==> flow/design.v <==
module ULA_LCD(clk, rst, rs, rw, en, dados, SOMA, SUBT, MULT, IGUAL, A, B, sinalA, sinalB);
	input [7:0] A;
	input [7:0] B;
	input sinalA;
	input sinalB;
	input SOMA;
	input SUBT;
	input MULT;
	input IGUAL;
	output en;
	output rw;
	output rs;
	output [7:0] dados;
	input clk;
	input rst;
	reg rs;
	reg rw;
	reg en;
	reg [7:0] dados;
	reg [21:0] c45;
	reg [21:0] c5;
	reg [21:0] c25;
	integer c1;
	reg flag45;
	reg flag5;
	reg flag2meio;
	reg [9:0] est2;
	reg flagbt1;
	reg flagbt2;
	reg flagbt3;
	reg flagbt4;
	reg flag_rst;
	reg [31:0] estado;
	reg subest;
	reg [5:0] charPos;
	reg [1:0] operacao;
	reg menos;
	reg [7:0] Alinha;
	reg [7:0] Blinha;
	reg menosA;
	reg menosB;
	reg menosR;
	parameter T45 = 2250, T5 = 250, T25 = 125;
	parameter clear = 1, opSOMA=1, opSUBT=2, opMULT=3, opIGUAL=4, skipLn=192, WAIT=10, WRITE=11, DEFAULT=6;
	reg [21:0] n45, n5, n25;
	reg nf45, nf5, nf25;
	always @(posedge clk) begin
		n45 = c45; n5 = c5; n25 = c25;
		nf45 = flag45; nf5 = flag5; nf25 = flag2meio;
    	if(flag_rst) begin
        	n45 = 0;
        	n25 = 0;
        	n5 = 0;
        	nf5 = 0;
        	nf45 = 0;
        	nf25 = 0;
    	end
    	if(n45 == T45) begin
            	n45 = 0;
            	nf45 = 1;
    	end
    	else if (n45 < T45) begin
        	n45 = n45+1;
    	end
    	if(n5 == T5) begin
        	n5 = 0;
        	nf5 = 1;
    	end
    	else if (n5 < T5) begin
        	n5 = n5 + 1;
    	end
    	if(n25 == T25) begin
			n25 = 0;
			nf25 = 1;
		end
		else if(n25 < T25) begin
			n25 = n25 + 1;
		end
		if(rst) begin
			c45 <= 0; c5 <= 0; c25 <= 0;
			flag45 <= 0; flag5 <= 0; flag2meio <= 0;
		end
		else begin
			c45 <= n45; c5 <= n5; c25 <= n25;
			flag45 <= nf45; flag5 <= nf5; flag2meio <= nf25;
		end
	end
	always @(posedge clk) begin
	if(rst) begin
		rs <= 0;
		rw <= 0;
		en <= 0;
		dados <= 0;
		c1 = 0;
		est2 <= 0;
		flagbt1 = 0;
		flagbt2 = 0;
		flagbt3 = 0;
		flagbt4 = 0;
		flag_rst <= 0;
		estado <= 0;
		subest = 0;
		charPos <= 0;
		operacao = 0;
		menos = 0;
		Alinha = 0;
		Blinha = 0;
		menosA <= 0;
		menosB <= 0;
	end
	else begin
    	case(estado)
			0: begin
				if(flag45) begin
					estado <= 1;
					subest <= 0;
				end
				else begin
					rs <= 0;
					rw <= 0;
					en <= 0;
				end
			end
        	1: begin
   			 if(subest == 0) begin
   				 en <= 0;
   				 subest <= 1;
   				 flag_rst <= 1;
   			 end
   			 else if(subest == 1) begin
   				 if(flag5) begin
   					 c1 = c1+1;
   					 rs <= 0;
   					 rw <= 0;
   					 en <= 1;
   					 dados <= 8'b00111000;
   					 flag_rst <= 1;
   					 subest = 0;
   					 estado <= 20;
   					 est2 <= 1;
   				 end
   				 else begin
   					 en <= 0;
   					 flag_rst <= 0;
   				 end
   				 if(c1 == 4) begin
   					 flag_rst <= 1;
   					 estado <= 20;
   					 subest <= 0;
   					 est2 <= 2;
   				 end
   			 end
        	end
        	20: begin
				en <= 1;
				if(subest == 0) begin
					subest <= 1;
					flag_rst <= 1;
				end
				else if(subest == 1) begin
					if(flag2meio) begin
						estado <= est2;
						subest <= 0;
					end
					else begin
						flag_rst <= 0;
					end
				end
			end
        	2: begin
   			 if(subest == 0) begin
   				 en <= 0;
   				 subest <= 1;
   				 flag_rst <= 1;
   			 end
   			 else if(subest == 1) begin  	
				if(flag5) begin
					 rs <= 0;
					 rw <= 0;
					 en <= 1;
					 dados <= 8'b00001100;
					 flag_rst <= 1;
					 subest <= 0;
					 estado <= 20;
					 est2 <= 3;	
				end
				else flag_rst <= 0; 
   			 end
        	end
        	3: begin
   			 if(subest == 0) begin
   				 en <= 0;
   				 subest <= 1;
   				 flag_rst <= 1;
   			 end
   			 if(subest == 1) begin
   				 if(flag5) begin
   					 dados <= 1;
   					 flag_rst <= 1;
   					 subest <= 0;
   					 estado <= 20;
   					 est2 <= 4;
   				 end
   				 else begin
   					 en <= 0;
   					 flag_rst <= 0;
   				 end
   			 end
        	end
        	4: begin
				 if(subest == 0) begin
					 en <= 0;
					 subest <= 1;
					 flag_rst <= 1;
				 end
				 if(subest == 1) begin
					 if(flag5) begin
						 rs <= 1'b0;
						 rw <= 1'b0;
						 en <= 1'b1;
						 dados <= 8'b0000110;
						 flag_rst <= 1;
						 subest <= 0;
						 estado <= 20;
						 est2 <= 5;
					 end
					 else begin
						 en <= 0;
						 flag_rst <= 0;
					 end
				 end
        	end
        	5: begin
				if(subest == 0) begin
					dados <= 0;
					 en <= 0;
					 subest <= 1;
					 flag_rst <= 1;
				 end
				 if(subest == 1) begin
					 if(flag5) begin
						 subest <= 0;
						 estado <= 6; 
					 end
					 else begin
						 en <= 0;
						 flag_rst <= 0;
					 end
				 end
			end
			6: begin
				en <= 0;
				if(!SOMA & !flagbt1) begin
					flagbt1 = 1;
				end
				else if(SOMA & flagbt1) begin
					subest <= 0;
					estado <= 9;
					charPos <= 20;
					flagbt1 <= 0;
					flag_rst <= 1;
					menosA <= 1;
					menosB <= 1;
					operacao = opSOMA;
				end
				if(!SUBT & !flagbt2) begin
					flagbt2 = 1;
				end
				else if(SUBT & flagbt2) begin
					subest <= 0;
					estado <= 17;
					charPos <= 20;
					flag_rst <= 1;
					flagbt2 <= 0;
					menosA <= 1;
					menosB <= 1;
					operacao = opSUBT;
				end
				if(!MULT & !flagbt3) begin
					flagbt3 = 1;
				end
				else if(MULT & flagbt3) begin
					subest <= 0;
					estado <= 25;
					flagbt3 = 0;
					flag_rst <= 1;
					operacao = opMULT;
					menosA <= 1;
					menosB <= 1;
					charPos <= 20;
				end
				if(!IGUAL & !flagbt4) begin
					flagbt4 = 1;
				end
				else if(IGUAL & flagbt4) begin
					charPos <= 0;
					subest <= 0;
					estado <= 15;
					flagbt4 = 0;
				end
			end
			9: begin
				if(subest == 0) begin
					subest <= 1;
					flag_rst <= 1;
				end
				else if(subest == 1) begin
					if(flag5) begin
						rs <= 0;
						rw <= 0;
						en <= 1;
						dados <= 1;
						subest <= 0;
						flag_rst <= 1;
						estado <= 20;
						est2 <= 10;
					end
					else begin
						flag_rst <= 0;
						en <= 0;
					end
				end
			end
        	10: begin
				en <= 0;
				if(subest == 0) begin
					subest <= 1;
					flag_rst <= 1;
				end
				else if(subest == 1) begin
					if(flag5) begin
						subest <= 0;
						flag_rst <= 1;
						estado <= 11;
					end
					else begin
						flag_rst <= 0;
					end
				end
   			end
   			11: begin
				if (charPos == 20) begin
					rs <= 0;
					rw <= 0;
					en <= 1;
					dados <= 1;
					charPos <= 0;
					estado <= 20;
					est2 <= 10;
					subest <= 0;
				end	
				else if(charPos == 0) begin
					if(sinalA & menosA) begin
						rs <= 1;
						rw <= 0;
						en <= 1;
						dados <= 45;
						estado <= 20;
						est2 <= 10;
						subest <= 0;
						menosA <= 0;
					end
					else begin 
						rs <= 1;
						rw <= 0;
						en <= 1;
						dados <= ((A/100) + 48);
						charPos <= 1;
						estado <= 20;
						est2 <= 10;
						subest <= 0;
					end
				end
				else if(charPos == 1) begin
					rs <= 1;
					rw <= 0;
					en <= 1;
					dados <= (((A/10)%10) + 48);
					charPos <= 2;
					estado <= 20;
					est2 <= 10;
					subest <= 0;
				end
				else if(charPos == 2) begin
					rs <= 1;
					rw <= 0;
					en <= 1;
					dados <= ((A%10) + 48);
					charPos <= 3;
					estado <= 20;
					est2 <= 10;
					subest <= 0;
				end
				else if(charPos == 3) begin
					rs <= 1;
					rw <= 0;
					en <= 1;
					dados <= 32;
					charPos <= 4;
					estado <= 20;
					est2 <= 10;
					subest <= 0;
				end
				else if(charPos == 4) begin
					rs <= 1;
					rw <= 0;
					en <= 1;
					dados <= 43;
					charPos <= 5;
					estado <= 20;
					est2 <= 10;
					subest <= 0;
				end
				else if(charPos == 5) begin
					rs <= 1;
					rw <= 0;
					en <= 1;
					dados <= 32;
					charPos <= 6;
					estado <= 20;
					est2 <= 10;
					subest <= 0;
				end
				else if(charPos == 6) begin
					if(sinalB & menosB) begin
						rs <= 1;
						rw <= 0;
						en <= 1;
						dados <= 45;
						estado <= 20;
						est2 <= 10;
						subest <= 0;
						menosB <= 0;
					end
					else begin
						rs <= 1;
						rw <= 0;
						en <= 1;
						dados <= ((B/100) + 48);
						charPos <= 7;
						estado <= 20;
						est2 <= 10;
						subest <= 0;
					end
				end
				else if(charPos == 7) begin
					rs <= 1;
					rw <= 0;
					en <= 1;
					dados <= ((B/10)%10 + 48);
					charPos <= 8;
					estado <= 20;
					est2 <= 10;
					subest <= 0;
				end
				else if(charPos == 8) begin
					rs <= 1;
					rw <= 0;
					en <= 1;
					dados <= ((B%10) + 48);
					charPos <= 9;
					estado <= 20;
					est2 <= 10;
					subest <= 0;
				end
				else if(charPos == 9) begin
					rs <= 1;
					rw <= 0;
					en <= 1;
					dados <= 32;
					charPos <= 10;
					estado <= 20;
					est2 <= 10;
					subest <= 0;
				end
				else if(charPos == 10) begin
					rs <= 1;
					rw <= 0;
					en <= 1;
					dados <= 32;
					charPos <= 11;
					estado <= 20;
					est2 <= 10;
					subest <= 0;
				end
				else if(charPos == 11) begin
					rs <= 1;
					rw <= 0;
					en <= 1;
					dados <= 32;
					charPos <= 12;
					estado <= 20;
					est2 <= 10;
					subest <= 0;
				end
				else if(charPos == 12) begin
					rs <= 1;
					rw <= 0;
					en <= 1;
					dados <= 32;
					charPos <= 13;
					estado <= 20;
					est2 <= 10;
					subest <= 0;
				end
				else if(charPos == 13) begin
					rs <= 1;
					rw <= 0;
					en <= 1;
					dados <= 32;
					charPos <= 14;
					estado <= 20;
					est2 <= 10;
					subest <= 0;
				end
				else if(charPos == 14) begin
					rs <= 1;
					rw <= 0;
					en <= 1;
					dados <= 32;
					charPos <= 15;
					estado <= 20;
					est2 <= 10;
					subest <= 0;
				end
				else if(charPos == 15) begin
					rs <= 1;
					rw <= 0;
					en <= 1;
					dados <= 32;
					charPos <= 17;
					estado <= 20;
					est2 <= 10;
					subest <= 0;
				end
				else if(charPos == 17) begin
					en <= 0;
					estado <= 20;
					est2 <= 10;
					charPos <= 18;
					subest <= 0;
				end
				else if(charPos == 18) begin
					estado <= 6;
					subest <= 0;
				end
			end
   			15: begin
				Alinha = A;
				Blinha = B;
				if(operacao == opSOMA) begin
					if(sinalA & !sinalB) begin
						operacao = opSUBT;
						if(A > B) begin
							menos = 1;
						end
						else begin
							menos = 0;
							Alinha = B;
							Blinha = A;
						end
					end
					else if(!sinalA & sinalB) begin
						operacao = opSUBT;
						if(B > A) begin
							menos = 1;
							Alinha = B;
							Blinha = A;
						end
						else menos = 0;
					end
					else if(sinalA & sinalB) begin
						if(A>0 & B>0) menos = 1;
						else menos = 0;
					end
					else menos = 0;
				end
				else if(operacao == opSUBT) begin
					if(sinalA & !sinalB) begin
						operacao = opSOMA;
						if(A>0 & B>0) menos = 1;
						else menos = 0;
					end
					else if(!sinalA & sinalB) begin
						operacao = opSOMA;
						menos = 0;
					end
					else if(sinalA & sinalB) begin
						if(A > B) begin
							menos = 1;
						end
						else begin
							menos = 0;
							Alinha = B;
							Blinha = A;
						end
					end
					else begin
						if(B > A) begin
							menos = 1;
							Alinha = B;
							Blinha = A;
						end
						else menos = 0;
					end
				end
				case(operacao) 
					opSOMA: begin
						if(subest == 0) begin
							en <= 0;
							subest <= 1;
							flag_rst <= 1;
						end
						else if(subest == 1) begin
							if(flag5) begin
								rs <= 0;
								rw <= 0;
								en <= 1;
								subest <= 0;
								estado <= 20;
								est2 <= 13;
								dados <= 8'b11000000;
							end
							else begin
								flag_rst <= 0;
								en <= 0;
							end
						end
					end
					opSUBT: begin
						if(subest == 0) begin
							en <= 0;
							subest <= 1;
							flag_rst <= 1;
						end
						else if(subest == 1) begin
							if(flag5) begin
								rs <= 0;
								rw <= 0;
								en <= 1;
								subest <= 0;
								estado <= 20;
								est2 <= 18;
								dados <= 8'b11000000;
							end
							else begin
								flag_rst <= 0;
								en <= 0;
							end
						end
					end
					opMULT: begin
						if(subest == 0) begin
							en <= 0;
							subest <= 1;
							flag_rst <= 1;
						end
						else if(subest == 1) begin
							if(flag5) begin
								rs <= 0;
								rw <= 0;
								en <= 1;
								subest <= 0;
								estado <= 20;
								est2 <= 21;
								dados <= 8'b11000000;
								if(sinalA & !sinalB || !sinalA & sinalB) begin
									if(A>0 & B>0) menos = 1;
									else menos = 0;
								end
								else begin
									menos = 0;
								end
							end
							else begin
								flag_rst <= 0;
								en <= 0;
							end
						end
					end
				endcase		
			end
			13: begin
				if(subest == 0) begin
					en <= 0;
					subest <= 1;
					flag_rst <= 1;
				end
				else if(subest == 1) begin
					if(flag5) begin
						subest <= 0;
						estado <= 14;
					end
					else begin
						flag_rst <= 0;
						en <= 0;
					end
				end
			end
			14: begin
				if(subest == 0) begin
					en <= 0;
					subest <= 1;
					flag_rst <= 1;
				end
				else if(subest == 1) begin
					if(flag5) begin
						if(charPos == 0) begin
							subest <= 0;
							estado <= 20;
							est2 <= 13;
							charPos <= 1;
						end
						else if(charPos == 1) begin
							if(menos) begin
								menos = 0;
								rs <= 1;
								rw <= 0;
								en <= 1;
								dados <= 45;
								estado <= 20;
								est2 <= 13;
								subest <= 0;
							end
							else begin
								rs <= 1;
								rw <= 0;
								en <= 1;
								dados <= ((A+B)/100 + 48);
								subest <= 0;
								charPos <= 2;
								estado <= 20;
								est2 <= 13;
							end
						end
						else if(charPos == 2) begin
							rs <= 1;
							rw <= 0;
							en <= 1;
							dados <= ((((A+B)/10)%10) + 48);
							subest <= 0;
							charPos <= 3;
							estado <= 20;
							est2 <= 13;
						end
						else if(charPos == 3) begin
							rs <= 1;
							rw <= 0;
							en <= 1;
							dados <= (((A+B)%10) + 48);
							subest <= 0;
							charPos <= 4;
							estado <= 20;
							est2 <= 13;
						end
						else if(charPos == 4) begin
							rs <= 1;
							rw <= 0;
							en <= 1;
							dados <= 32;
							subest <= 0;
							charPos <= 5;
							estado <= 20;
							est2 <= 13;
						end
						else if(charPos == 5) begin
							subest <= 0;
							estado <= 20;
							est2 <= 6;
						end
					end
					else begin
						flag_rst <= 0;
						en <= 0;
					end
				end
			end
			16: begin
				en <= 0;
				if(subest == 0) begin
					subest <= 1;
					flag_rst <= 1;
				end
				else if(subest == 1) begin
					if(flag5) begin
						subest <= 0;
						flag_rst <= 1;
						estado <= 17;
					end
					else begin
						flag_rst <= 0;
					end
				end
			end
			17: begin
				if (charPos == 20) begin
					rs <= 0;
					rw <= 0;
					en <= 1;
					dados <= 1;
					charPos <= 0;
					estado <= 20;
					est2 <= 16;
					subest <= 0;
				end	
				else if(charPos == 0) begin
					if(sinalA & menosA) begin
						rs <= 1;
						rw <= 0;
						en <= 1;
						dados <= 45;
						estado <= 20;
						est2 <= 16;
						subest <= 0;
						menosA <= 0;
					end
					else begin 
						rs <= 1;
						rw <= 0;
						en <= 1;
						dados <= ((A/100) + 48);
						charPos <= 1;
						estado <= 20;
						est2 <= 16;
						subest <= 0;
					end
				end
				else if(charPos == 1) begin
					rs <= 1;
					rw <= 0;
					en <= 1;
					dados <= (((A/10)%10) + 48);
					charPos <= 2;
					estado <= 20;
					est2 <= 16;
					subest <= 0;
				end
				else if(charPos == 2) begin
					rs <= 1;
					rw <= 0;
					en <= 1;
					dados <= ((A%10) + 48);
					charPos <= 3;
					estado <= 20;
					est2 <= 16;
					subest <= 0;
				end
				else if(charPos == 3) begin
					rs <= 1;
					rw <= 0;
					en <= 1;
					dados <= 32;
					charPos <= 4;
					estado <= 20;
					est2 <= 16;
					subest <= 0;
				end
				else if(charPos == 4) begin
					rs <= 1;
					rw <= 0;
					en <= 1;
					dados <= 45;
					charPos <= 5;
					estado <= 20;
					est2 <= 16;
					subest <= 0;
				end
				else if(charPos == 5) begin
					rs <= 1;
					rw <= 0;
					en <= 1;
					dados <= 32;
					charPos <= 6;
					estado <= 20;
					est2 <= 16;
					subest <= 0;
				end
				else if(charPos == 6) begin
					if(sinalB & menosB) begin
						rs <= 1;
						rw <= 0;
						en <= 1;
						dados <= 45;
						estado <= 20;
						est2 <= 16;
						subest <= 0;
						menosB <= 0;
					end
					else begin 
						rs <= 1;
						rw <= 0;
						en <= 1;
						dados <= ((B/100) + 48);
						charPos <= 7;
						estado <= 20;
						est2 <= 16;
						subest <= 0;
					end
				end
				else if(charPos == 7) begin
					rs <= 1;
					rw <= 0;
					en <= 1;
					dados <= ((B/10)%10 + 48);
					charPos <= 8;
					estado <= 20;
					est2 <= 16;
					subest <= 0;
				end
				else if(charPos == 8) begin
					rs <= 1;
					rw <= 0;
					en <= 1;
					dados <= ((B%10) + 48);
					charPos <= 9;
					estado <= 20;
					est2 <= 16;
					subest <= 0;
				end
				else if(charPos == 9) begin
					rs <= 1;
					rw <= 0;
					en <= 1;
					dados <= 32;
					charPos <= 10;
					estado <= 20;
					est2 <= 16;
					subest <= 0;
				end
				else if(charPos == 10) begin
					rs <= 1;
					rw <= 0;
					en <= 1;
					dados <= 32;
					charPos <= 11;
					estado <= 20;
					est2 <= 16;
					subest <= 0;
				end
				else if(charPos == 11) begin
					rs <= 1;
					rw <= 0;
					en <= 1;
					dados <= 32;
					charPos <= 12;
					estado <= 20;
					est2 <= 16;
					subest <= 0;
				end
				else if(charPos == 12) begin
					rs <= 1;
					rw <= 0;
					en <= 1;
					dados <= 32;
					charPos <= 13;
					estado <= 20;
					est2 <= 16;
					subest <= 0;
				end
				else if(charPos == 13) begin
					rs <= 1;
					rw <= 0;
					en <= 1;
					dados <= 32;
					charPos <= 14;
					estado <= 20;
					est2 <= 16;
					subest <= 0;
				end
				else if(charPos == 14) begin
					rs <= 1;
					rw <= 0;
					en <= 1;
					dados <= 32;
					charPos <= 15;
					estado <= 20;
					est2 <= 16;
					subest <= 0;
				end
				else if(charPos == 15) begin
					rs <= 1;
					rw <= 0;
					en <= 1;
					dados <= 32;
					charPos <= 16;
					estado <= 20;
					est2 <= 16;
					subest <= 0;
				end
				else if(charPos == 16) begin
					en <= 0;
					estado <= 20;
					est2 <= 16;
					charPos <= 17;
					subest <= 0;
				end
				else if(charPos == 17) begin
					estado <= 6;
					subest <= 0;
				end
			end
			18: begin
				if(subest == 0) begin
					en <= 0;
					subest <= 1;
					flag_rst <= 1;
				end
				else if(subest == 1) begin
					if(flag5) begin
						subest <= 0;
						estado <= 19;
					end
					else begin
						flag_rst <= 0;
						en <= 0;
					end
				end
			end
			19: begin
				if(subest == 0) begin
					en <= 0;
					subest <= 1;
					flag_rst <= 1;
				end
				else if(subest == 1) begin
					if(flag5) begin
						if(charPos == 0) begin
							subest <= 0;
							estado <= 20;
							est2 <= 18;
							charPos <= 1;
						end
						else if(charPos == 1) begin
							if(menos) begin
								menos = 0;
								rs <= 1;
								rw <= 0;
								en <= 1;
								dados <= 45;
								estado <= 20;
								est2 <= 18;
								subest <= 0;
							end
							else begin
								rs <= 1;
								rw <= 0;
								en <= 1;
								dados <= ((Alinha-Blinha)/100 + 48);
								subest <= 0;
								charPos <= 2;
								estado <= 20;
								est2 <= 18;
							end
						end
						else if(charPos == 2) begin
							rs <= 1;
							rw <= 0;
							en <= 1;
							dados <= ((((Alinha-Blinha)/10)%10) + 48);
							subest <= 0;
							charPos <= 3;
							estado <= 20;
							est2 <= 18;
						end
						else if(charPos == 3) begin
							rs <= 1;
							rw <= 0;
							en <= 1;
							dados <= (((Alinha-Blinha)%10) + 48);
							subest <= 0;
							charPos <= 4;
							estado <= 20;
							est2 <= 18;
						end
						else if(charPos == 4) begin
							rs <= 1;
							rw <= 0;
							en <= 1;
							dados <= 32;
							subest <= 0;
							charPos <= 5;
							estado <= 20;
							est2 <= 18;
						end
						else if(charPos == 5) begin
							subest <= 0;
							estado <= 20;
							est2 <= 6;
						end
					end
					else begin
						flag_rst <= 0;
						en <= 0;
					end
				end
			end
			21: begin
				if(subest == 0) begin
					en <= 0;
					subest <= 1;
					flag_rst <= 1;
				end
				else if(subest == 1) begin
					if(flag5) begin
						subest <= 0;
						estado <= 22;
					end
					else begin
						flag_rst <= 0;
						en <= 0;
					end
				end
			end
			22: begin
				if(subest == 0) begin
					en <= 0;
					subest <= 1;
					flag_rst <= 1;
				end
				else if(subest == 1) begin
					if(flag5) begin
						if(charPos == 0) begin
							subest <= 0;
							estado <= 20;
							est2 <= 21;
							charPos <= 1;
						end
						else if(charPos == 1) begin
							if(menos) begin
								menos = 0;
								rs <= 1;
								rw <= 0;
								en <= 1;
								dados <= 45;
								estado <= 20;
								est2 <= 21;
								subest <= 0;
							end
							else begin
								rs <= 1;
								rw <= 0;
								en <= 1;
								dados <= ((A*B)/10000 + 48);
								subest <= 0;
								charPos <= 2;
								estado <= 20;
								est2 <= 21;
							end
						end
						else if(charPos == 2) begin
							rs <= 1;
							rw <= 0;
							en <= 1;
							dados <= ((((A*B)/1000)%10) + 48);
							subest <= 0;
							charPos <= 3;
							estado <= 20;
							est2 <= 21;
						end
						else if(charPos == 3) begin
							rs <= 1;
							rw <= 0;
							en <= 1;
							dados <= (((A*B/100)%10) + 48);
							subest <= 0;
							charPos <= 4;
							estado <= 20;
							est2 <= 21;
						end
						else if(charPos == 4) begin
							rs <= 1;
							rw <= 0;
							en <= 1;
							dados <= (((A*B/10)%10) + 48);
							subest <= 0;
							charPos <= 5;
							estado <= 20;
							est2 <= 21;
						end
						else if(charPos == 5) begin
							rs <= 1;
							rw <= 0;
							en <= 1;
							dados <= ((A*B)%10) + 48;
							subest <= 0;
							charPos <= 6;
							estado <= 20;
							est2 <= 21;
						end
						else if(charPos == 6) begin
							rs <= 1;
							rw <= 0;
							en <= 1;
							dados <= 32;
							subest <= 0;
							charPos <= 7;
							estado <= 20;
							est2 <= 21;
						end
						else if(charPos == 7) begin
							subest <= 0;
							estado <= 20;
							est2 <= 6;
						end
					end
					else begin
						flag_rst <= 0;
						en <= 0;
					end
				end
			end
			24: begin
				en <= 0;
				if(subest == 0) begin
					subest <= 1;
					flag_rst <= 1;
				end
				else if(subest == 1) begin
					if(flag5) begin
						subest <= 0;
						flag_rst <= 1;
						estado <= 25;
					end
					else begin
						flag_rst <= 0;
					end
				end
			end
			25: begin
				if (charPos == 20) begin
					rs <= 0;
					rw <= 0;
					en <= 1;
					dados <= 1;
					charPos <= 0;
					estado <= 20;
					est2 <= 24;
					subest <= 0;
				end	
				else if(charPos == 0) begin
					if(sinalA & menosA) begin
						rs <= 1;
						rw <= 0;
						en <= 1;
						dados <= 45;
						estado <= 20;
						est2 <= 24;
						subest <= 0;
						menosA <= 0;
					end
					else begin 
						rs <= 1;
						rw <= 0;
						en <= 1;
						dados <= ((A/100) + 48);
						charPos <= 1;
						estado <= 20;
						est2 <= 24;
						subest <= 0;
					end
				end
				else if(charPos == 1) begin
					rs <= 1;
					rw <= 0;
					en <= 1;
					dados <= (((A/10)%10) + 48);
					charPos <= 2;
					estado <= 20;
					est2 <= 24;
					subest <= 0;
				end
				else if(charPos == 2) begin
					rs <= 1;
					rw <= 0;
					en <= 1;
					dados <= ((A%10) + 48);
					charPos <= 3;
					estado <= 20;
					est2 <=24;
					subest <= 0;
				end
				else if(charPos == 3) begin
					rs <= 1;
					rw <= 0;
					en <= 1;
					dados <= 32;
					charPos <= 4;
					estado <= 20;
					est2 <= 24;
					subest <= 0;
				end
				else if(charPos == 4) begin
					rs <= 1;
					rw <= 0;
					en <= 1;
					dados <= 42;
					charPos <= 5;
					estado <= 20;
					est2 <= 24;
					subest <= 0;
				end
				else if(charPos == 5) begin
					rs <= 1;
					rw <= 0;
					en <= 1;
					dados <= 32;
					charPos <= 6;
					estado <= 20;
					est2 <= 24;
					subest <= 0;
				end
				else if(charPos == 6) begin
					if(sinalB & menosB) begin
						rs <= 1;
						rw <= 0;
						en <= 1;
						dados <= 45;
						estado <= 20;
						est2 <= 24;
						subest <= 0;
						menosB <= 0;
					end
					else begin 
						rs <= 1;
						rw <= 0;
						en <= 1;
						dados <= ((B/100) + 48);
						charPos <= 7;
						estado <= 20;
						est2 <= 24;
						subest <= 0;
					end
				end
				else if(charPos == 7) begin
					rs <= 1;
					rw <= 0;
					en <= 1;
					dados <= ((B/10)%10 + 48);
					charPos <= 8;
					estado <= 20;
					est2 <= 24;
					subest <= 0;
				end
				else if(charPos == 8) begin
					rs <= 1;
					rw <= 0;
					en <= 1;
					dados <= ((B%10) + 48);
					charPos <= 9;
					estado <= 20;
					est2 <= 24;
					subest <= 0;
				end
				else if(charPos == 9) begin
					rs <= 1;
					rw <= 0;
					en <= 1;
					dados <= 32;
					charPos <= 10;
					estado <= 20;
					est2 <= 24;
					subest <= 0;
				end
				else if(charPos == 10) begin
					rs <= 1;
					rw <= 0;
					en <= 1;
					dados <= 32;
					charPos <= 11;
					estado <= 20;
					est2 <= 24;
					subest <= 0;
				end
				else if(charPos == 11) begin
					rs <= 1;
					rw <= 0;
					en <= 1;
					dados <= 32;
					charPos <= 12;
					estado <= 20;
					est2 <= 24;
					subest <= 0;
				end
				else if(charPos == 12) begin
					rs <= 1;
					rw <= 0;
					en <= 1;
					dados <= 32;
					charPos <= 13;
					estado <= 20;
					est2 <= 24;
					subest <= 0;
				end
				else if(charPos == 13) begin
					rs <= 1;
					rw <= 0;
					en <= 1;
					dados <= 32;
					charPos <= 14;
					estado <= 20;
					est2 <= 24;
					subest <= 0;
				end
				else if(charPos == 14) begin
					rs <= 1;
					rw <= 0;
					en <= 1;
					dados <= 32;
					charPos <= 15;
					estado <= 20;
					est2 <= 24;
					subest <= 0;
				end
				else if(charPos == 15) begin
					rs <= 1;
					rw <= 0;
					en <= 1;
					dados <= 32;
					charPos <= 16;
					estado <= 20;
					est2 <= 24;
					subest <= 0;
				end
				else if(charPos == 16) begin
					en <= 0;
					estado <= 20;
					est2 <= 24;
					charPos <= 17;
					subest <= 0;
				end
				else if(charPos == 17) begin
					estado <= 6;
					subest <= 0;
				end
			end
    	endcase
	end
	end
endmodule
* Tool chain data of ULA_LCD
The steps from the RTL of ULA_LCD to its reports follow in flow order.
Line numbers count from 1 in the design file above.
Not given: n/a
- Top :: ULA_LCD
- Clock input :: clk
- Standard-cell library :: sky130hd
- Corner :: tt_025C_1v80

* Elaborated design
Yosys after proc, flatten, opt, wreduce and memory -nomap, before mapping. Memory bits, and registers merged into a memory's read port (data or address), are not among the register bits. Print and check cells are not counted.
- Add/sub/neg operators :: 23
- $mul :: 1
- Div/mod/pow operators :: 24
- Order comparisons :: 7
- Equality and inequality tests :: 139
- Shift-type cells :: 0
- Muxes and demuxes :: 636
- Bitwise logic cells :: 14
- Reductions and logical operators :: 65
** Operator list (count)
- 2-to-1 mux 32 bit :: 90
- remainder unit 32 x 4 -> 32 bit with constant B :: 10
- 2-to-1 mux 10 bit :: 96
- 2-to-1 mux 8 bit :: 86
- divider 32 x 7 -> 32 bit with constant B :: 3
- parallel mux 32 bit (select 17 bit) :: 1
- divider 32 x 14 -> 32 bit with constant B :: 1
- divider 8 x 7 -> 32 bit with constant B :: 2
- divider 32 x 4 -> 32 bit with constant B :: 3
- 2-to-1 mux 6 bit :: 63
- divider 32 x 10 -> 32 bit with constant B :: 1
- == test 32 x 5 -> 1 bit with constant B :: 9
- 2-to-1 mux 1 bit :: 267
- divider 8 x 4 -> 32 bit with constant B :: 2
- remainder unit 8 x 4 -> 32 bit with constant B :: 2
- == test 32 x 4 -> 1 bit with constant B :: 7
- adder 8 x 6 -> 8 bit with constant B :: 17
- 2-to-1 mux 22 bit :: 6
- multiplier 8 x 8 -> 16 bit :: 1
- parallel mux 10 bit (select 12 bit) :: 1
- != test 2 bit with constant B :: 48
- == test 32 x 3 -> 1 bit with constant B :: 3
- parallel mux 8 bit (select 12 bit) :: 1
- adder 22 x 1 -> 22 bit with constant B :: 3
- == test 32 x 2 -> 1 bit with constant B :: 2
- != test 19 bit with constant B :: 3
- AND reduction 28 bit :: 2
- == test 6 x 4 -> 1 bit with constant B :: 8
Not listed: further kinds 69, cells in them 171.
- Register bits after elaboration :: 187
- Bits in latches :: 0
- Bits in writable memories :: 0
- Memory bits (read-only) :: 0
- Clocked read ports x word width :: 0
- Memory cells :: 0
- Input port bits :: 24

* Depth
Depth = most cells in a row (Yosys ltp): at word level without a register or memory, in the mapped netlist without a sequential cell, where the memories' decode and read muxes count.
- Depth after elaboration :: 21
- ABC_AREA :: 1
- Mapped depth :: 562

* Synthesis result
Yosys stat after the flow's synthesis: flattened, memories mapped to cells. It holds for the ABC_AREA given above (unset counts as 0); a run with the other value may have another netlist.
** Cells by type
- sky130_fd_sc_hd__nand2_1 :: count 3141, area in all 1.18E+04 um2
- sky130_fd_sc_hd__inv_1 :: count 1963, area in all 7.37E+03 um2
- sky130_fd_sc_hd__ha_1 :: count 514, area in all 6.43E+03 um2
- sky130_fd_sc_hd__nor2_1 :: count 1431, area in all 5.37E+03 um2
- sky130_fd_sc_hd__nand3_1 :: count 956, area in all 4.78E+03 um2
- sky130_fd_sc_hd__dfxtp_1 :: count 203, area in all 4.06E+03 um2
- sky130_fd_sc_hd__o21ai_0 :: count 613, area in all 3.07E+03 um2
- sky130_fd_sc_hd__xor2_1 :: count 341, area in all 2.99E+03 um2
- sky130_fd_sc_hd__a21oi_1 :: count 446, area in all 2.23E+03 um2
- sky130_fd_sc_hd__nand4_1 :: count 323, area in all 2.02E+03 um2
- sky130_fd_sc_hd__nand2_2 :: count 253, area in all 1.58E+03 um2
- sky130_fd_sc_hd__nand3_2 :: count 156, area in all 1.56E+03 um2
- sky130_fd_sc_hd__xnor2_1 :: count 140, area in all 1.23E+03 um2
- sky130_fd_sc_hd__nand3_4 :: count 54, area in all 945.907 um2
- sky130_fd_sc_hd__nor3_1 :: count 188, area in all 940.902 um2
- sky130_fd_sc_hd__nand2_4 :: count 71, area in all 799.517 um2
- sky130_fd_sc_hd__fa_1 :: count 38, area in all 760.73 um2
- sky130_fd_sc_hd__nor2_4 :: count 67, area in all 754.474 um2
Other cell types: 74; their cells: 1251.
- Cells in the netlist :: 12149
- Mapped area :: 67429.7 um2
- Sequential part of the area :: 4063.9 um2
- Mapped flip-flops :: 203
- Buffers :: 207

* Timing after synthesis
OpenSTA on the mapped netlist: ideal clock, no wires. The path of least setup slack (recovery checks aside). Input and output delay are each 20% of the period. Register names are those of the netlist, which keeps one name where synthesis merged equal registers.
- Path type :: input -> register
- Start :: input A[3]
- End :: register dados[0]
- Clock period :: 120.0 ns
- Data arrival time :: 87.272 ns
- Slack :: 32.611 ns
- Delay of the path :: 63.388 ns
- Stages on the path :: 486
- Buffers on the path :: 34
- Synthesis period reached :: 87.389 ns
"delay of the path" = arrival - input delay + setup time.
"stages on the path" counts driving pins, that of a launching flip-flop among them; a cell with two outputs on the path counts twice.
"synthesis period reached" is the clock period less the worst setup slack; recovery checks do not enter. This is arithmetic on one report: input and output delays are still those of the set period (20% each).
The rows between start and end are the longest chain of elaborated cells between them; the timing report does not say that the signal goes this way. Where chains are equally long, one stands for them.
Each line given opens the expression or statement behind the cell; cells for indexed reads and writes are added by Yosys, which also makes memories of some case tables.
A register here has more assigning lines than the two given.
- Path through :: sky130_fd_sc_hd__clkbuf_1 > sky130_fd_sc_hd__nand2_1 > sky130_fd_sc_hd__inv_1 > sky130_fd_sc_hd__fa_1 > sky130_fd_sc_hd__fa_1 > sky130_fd_sc_hd__fa_1 > sky130_fd_sc_hd__inv_1 > sky130_fd_sc_hd__fa_1 > sky130_fd_sc_hd__inv_1 > sky130_fd_sc_hd__ha_1 > sky130_fd_sc_hd__nand2_1 > sky130_fd_sc_hd__nor2_1 > sky130_fd_sc_hd__nand2_1 > sky130_fd_sc_hd__nand3_1 > sky130_fd_sc_hd__a21oi_1 > sky130_fd_sc_hd__o21bai_1 > sky130_fd_sc_hd__a21oi_1 > sky130_fd_sc_hd__o21bai_1 > [450 not listed] > sky130_fd_sc_hd__nand3_1 > sky130_fd_sc_hd__nand2_1 > sky130_fd_sc_hd__nor2_1 > sky130_fd_sc_hd__nand4_1 > sky130_fd_sc_hd__nand2_1 > sky130_fd_sc_hd__nand2_1 > sky130_fd_sc_hd__nand2_1 > sky130_fd_sc_hd__nand3_1 > sky130_fd_sc_hd__nand3_1 > sky130_fd_sc_hd__nand2_1 > sky130_fd_sc_hd__nand2_1 > sky130_fd_sc_hd__nand2_1 > sky130_fd_sc_hd__nand2_1 > sky130_fd_sc_hd__nand2_1 > sky130_fd_sc_hd__nand2_1 > sky130_fd_sc_hd__nand2_1 > sky130_fd_sc_hd__nand2_1 > sky130_fd_sc_hd__a21oi_2
- Length of the longest elaborated chain :: 12
** RTL lines, path after synthesis
- from (decl) :: line 2 : input [7:0] A;
- multiplier 8 x 8 -> 16 bit :: line 1174 : dados <= (((A*B/10)%10) + 48);
- divider 32 x 4 -> 32 bit :: line 1174
- remainder unit 32 x 4 -> 32 bit :: line 1174
- adder 8 x 6 -> 8 bit :: line 1174
- 2-to-1 mux 8 bit :: line 1170 : else if(charPos == 4) begin
- 2-to-1 mux 8 bit :: line 1160 : else if(charPos == 3) begin
- 2-to-1 mux 8 bit :: line 1150 : else if(charPos == 2) begin
- 2-to-1 mux 8 bit :: line 1128 : else if(charPos == 1) begin
- 2-to-1 mux 8 bit :: line 1122 : if(charPos == 0) begin
- 2-to-1 mux 8 bit :: line 1121 : if(flag5) begin
- 2-to-1 mux 8 bit :: line 1115
- parallel mux 8 bit (select 12 bit) :: line 112 : case(estado)
- to (assign) :: line 367 : dados <= ((A/100) + 48);
- to (assign) :: line 378 : dados <= (((A/10)%10) + 48);
- to (decl) :: line 13 : output [7:0] dados;

* Path in the finished layout
Path of least setup slack in the final report of flow run A (OpenROAD, finished layout, wires in). Where an end is a register, its clock arrival counts in the times.
- Path type :: input -> register
- Start :: input B[4]
- End :: register dados[0]
- Clock period :: 120.0 ns
- Data arrival time :: 99.10 ns
- Slack :: 21.33 ns
- Stages on the path :: 452
- Buffers on the path :: 6
The rows between start and end are the longest chain of elaborated cells between them; the timing report does not say that the signal goes this way. Where chains are equally long, one stands for them.
A register here has more assigning lines than the two given.
- Path through :: sky130_fd_sc_hd__clkdlybuf4s50_1 > sky130_fd_sc_hd__ha_1 > sky130_fd_sc_hd__fa_1 > sky130_fd_sc_hd__fa_1 > sky130_fd_sc_hd__fa_1 > sky130_fd_sc_hd__inv_1 > sky130_fd_sc_hd__fa_1 > sky130_fd_sc_hd__inv_1 > sky130_fd_sc_hd__ha_1 > sky130_fd_sc_hd__a21o_1 > sky130_fd_sc_hd__a31o_2 > sky130_fd_sc_hd__xnor2_1 > sky130_fd_sc_hd__inv_1 > sky130_fd_sc_hd__o21ai_0 > sky130_fd_sc_hd__nand3_1 > sky130_fd_sc_hd__nor2_1 > sky130_fd_sc_hd__o2111ai_1 > sky130_fd_sc_hd__nand2_1 > [416 not listed] > sky130_fd_sc_hd__inv_1 > sky130_fd_sc_hd__nand3_1 > sky130_fd_sc_hd__nand3_1 > sky130_fd_sc_hd__nand2_1 > sky130_fd_sc_hd__nor2_1 > sky130_fd_sc_hd__nand4_1 > sky130_fd_sc_hd__nand2_1 > sky130_fd_sc_hd__nand2_1 > sky130_fd_sc_hd__nand2_1 > sky130_fd_sc_hd__nand3_1 > sky130_fd_sc_hd__nand2_1 > sky130_fd_sc_hd__o21ai_1 > sky130_fd_sc_hd__nand2_1 > sky130_fd_sc_hd__nand3_1 > sky130_fd_sc_hd__nor2_1 > sky130_fd_sc_hd__nand2_1 > sky130_fd_sc_hd__nand2_1 > sky130_fd_sc_hd__a21oi_2
- Length of the longest elaborated chain :: 13
** RTL lines, path post-layout
- from (decl) :: line 3 : input [7:0] B;
- divider 8 x 4 -> 32 bit :: line 1338 : dados <= ((B/10)%10 + 48);
- remainder unit 32 x 4 -> 32 bit :: line 1338
- adder 8 x 6 -> 8 bit :: line 1338
- 2-to-1 mux 8 bit :: line 1334 : else if(charPos == 7) begin
- 2-to-1 mux 8 bit :: line 1312 : else if(charPos == 6) begin
- 2-to-1 mux 8 bit :: line 1302 : else if(charPos == 5) begin
- 2-to-1 mux 8 bit :: line 1292 : else if(charPos == 4) begin
- 2-to-1 mux 8 bit :: line 1282 : else if(charPos == 3) begin
- 2-to-1 mux 8 bit :: line 1272 : else if(charPos == 2) begin
- 2-to-1 mux 8 bit :: line 1262 : else if(charPos == 1) begin
- 2-to-1 mux 8 bit :: line 1240 : else if(charPos == 0) begin
- 2-to-1 mux 8 bit :: line 1230 : if (charPos == 20) begin
- parallel mux 8 bit (select 12 bit) :: line 112 : case(estado)
- to (assign) :: line 367 : dados <= ((A/100) + 48);
- to (assign) :: line 378 : dados <= (((A/10)%10) + 48);
- to (decl) :: line 13 : output [7:0] dados;

--- measured runs ---
Flow measurements of ULA_LCD on sky130hd: 7 stored runs with different settings, listed in no order. Input and output delays are each 20% of the period that was set; the output load is 0.01 pF.
"achieved period": clock period set for the run, less the worst setup slack. It is reckoned from that one timing run; input and output delays stay at 20% of the period that was set.
"time on the worst setup path" is the time allowed to the run's worst setup path (the clock period less input and output delay, where it has them) less its slack. Clock arrival times count: a late capture clock shortens it, a late launch clock lengthens it.

** Flow run A
- Settings :: ABC_AREA=1; CORE_ASPECT_RATIO=1.91; CORE_UTILIZATION=44; CTS_CLUSTER_DIAMETER=355; PLACE_DENSITY_LB_ADDON=0.05; SLEW_MARGIN=0; TNS_END_PERCENT=95; period_ns=120.0; CAP_MARGIN=20; CORE_MARGIN=2
- Setup slack of the worst path :: 21.334 ns
- Time on the worst setup path :: 74.67 ns
- Worst setup path kind :: input -> register
- Sum of negative setup slack :: 0.000 ns
- Chip area in the Yosys report :: 67429.7 um2
- Final utilization :: 0.46
- Achieved period :: 98.666 ns
- Area inside the die boundary :: 156564.0 um2

** Flow run B
- Settings :: CELL_PAD_IN_SITES_DETAIL_PLACEMENT=2; CORE_UTILIZATION=40; CTS_CLUSTER_SIZE=16; HOLD_SLACK_MARGIN=0.03; MIN_ROUTING_LAYER=met2; SETUP_SLACK_MARGIN=5.0; SLEW_MARGIN=30; period_ns=120.0; CAP_MARGIN=20; CORE_MARGIN=2
- Outcome :: did not finish, routing stopped with GRT-0232

** Flow run C
- Settings :: CELL_PAD_IN_SITES_DETAIL_PLACEMENT=2; CORE_UTILIZATION=40; CTS_CLUSTER_SIZE=16; SETUP_SLACK_MARGIN=5.0; period_ns=120.0; CAP_MARGIN=20; CORE_MARGIN=2; SLEW_MARGIN=20
- Outcome :: did not finish, routing stopped with GRT-0116

** Flow run D
- Settings :: CELL_PAD_IN_SITES_DETAIL_PLACEMENT=1; CELL_PAD_IN_SITES_GLOBAL_PLACEMENT=1; CORE_ASPECT_RATIO=0.9; CORE_UTILIZATION=52; GPL_ROUTABILITY_DRIVEN=0; SETUP_SLACK_MARGIN=5.0; SLEW_MARGIN=25; TNS_END_PERCENT=65; period_ns=173.0; CAP_MARGIN=20; CORE_MARGIN=2
- Setup slack of the worst path :: 42.200 ns
- Sum of negative setup slack :: 0.000 ns
- Area inside the die boundary :: 118527.0 um2
- Achieved period :: 130.799 ns
- Time on the worst setup path :: 96.20 ns
- Worst setup path kind :: input -> register
- Final utilization :: 0.543
- Chip area in the Yosys report :: 60209.0 um2

** Flow run E
- Settings :: ABC_AREA=0; CELL_PAD_IN_SITES_GLOBAL_PLACEMENT=3; CORE_ASPECT_RATIO=1.91; CORE_UTILIZATION=38; CTS_CLUSTER_DIAMETER=355; PLACE_DENSITY_LB_ADDON=0.17; SLEW_MARGIN=25; TNS_END_PERCENT=95; period_ns=120.0; CAP_MARGIN=20; CORE_MARGIN=2
- Final utilization :: 0.406
- Area inside the die boundary :: 161813.0 um2
- Achieved period :: 112.136 ns
- Setup slack of the worst path :: 7.864 ns
- Sum of negative setup slack :: 0.000 ns
- Chip area in the Yosys report :: 60209.0 um2
- Time on the worst setup path :: 88.14 ns
- Worst setup path kind :: input -> register

** Flow run F
- Settings :: ABC_AREA=1; CAP_MARGIN=0; CELL_PAD_IN_SITES_DETAIL_PLACEMENT=2; CELL_PAD_IN_SITES_GLOBAL_PLACEMENT=1; CORE_MARGIN=6; CORE_UTILIZATION=33; CTS_CLUSTER_DIAMETER=214; CTS_CLUSTER_SIZE=46; HOLD_SLACK_MARGIN=0.03; MAX_ROUTING_LAYER=met4; MIN_ROUTING_LAYER=met1; SETUP_SLACK_MARGIN=5.0; SLEW_MARGIN=20; TNS_END_PERCENT=5; period_ns=120.0
- Setup slack of the worst path :: 17.062 ns
- Chip area in the Yosys report :: 67429.7 um2
- Area inside the die boundary :: 215324.0 um2
- Achieved period :: 102.938 ns
- Sum of negative setup slack :: 0.000 ns
- Final utilization :: 0.348
- Time on the worst setup path :: 78.94 ns
- Worst setup path kind :: input -> register

** Flow run G
- Settings :: CAP_MARGIN=15; CELL_PAD_IN_SITES_DETAIL_PLACEMENT=0; CELL_PAD_IN_SITES_GLOBAL_PLACEMENT=1; CORE_MARGIN=6; CORE_UTILIZATION=33; CTS_CLUSTER_DIAMETER=214; CTS_CLUSTER_SIZE=16; HOLD_SLACK_MARGIN=0.03; MIN_ROUTING_LAYER=met1; SETUP_SLACK_MARGIN=5.0; SLEW_MARGIN=20; period_ns=120.0
- Area inside the die boundary :: 192848.0 um2
- Final utilization :: 0.355
- Setup slack of the worst path :: 11.463 ns
- Chip area in the Yosys report :: 60209.0 um2
- Achieved period :: 108.537 ns
- Time on the worst setup path :: 84.54 ns
- Worst setup path kind :: input -> register
- Sum of negative setup slack :: 0.000 ns
--- end ---
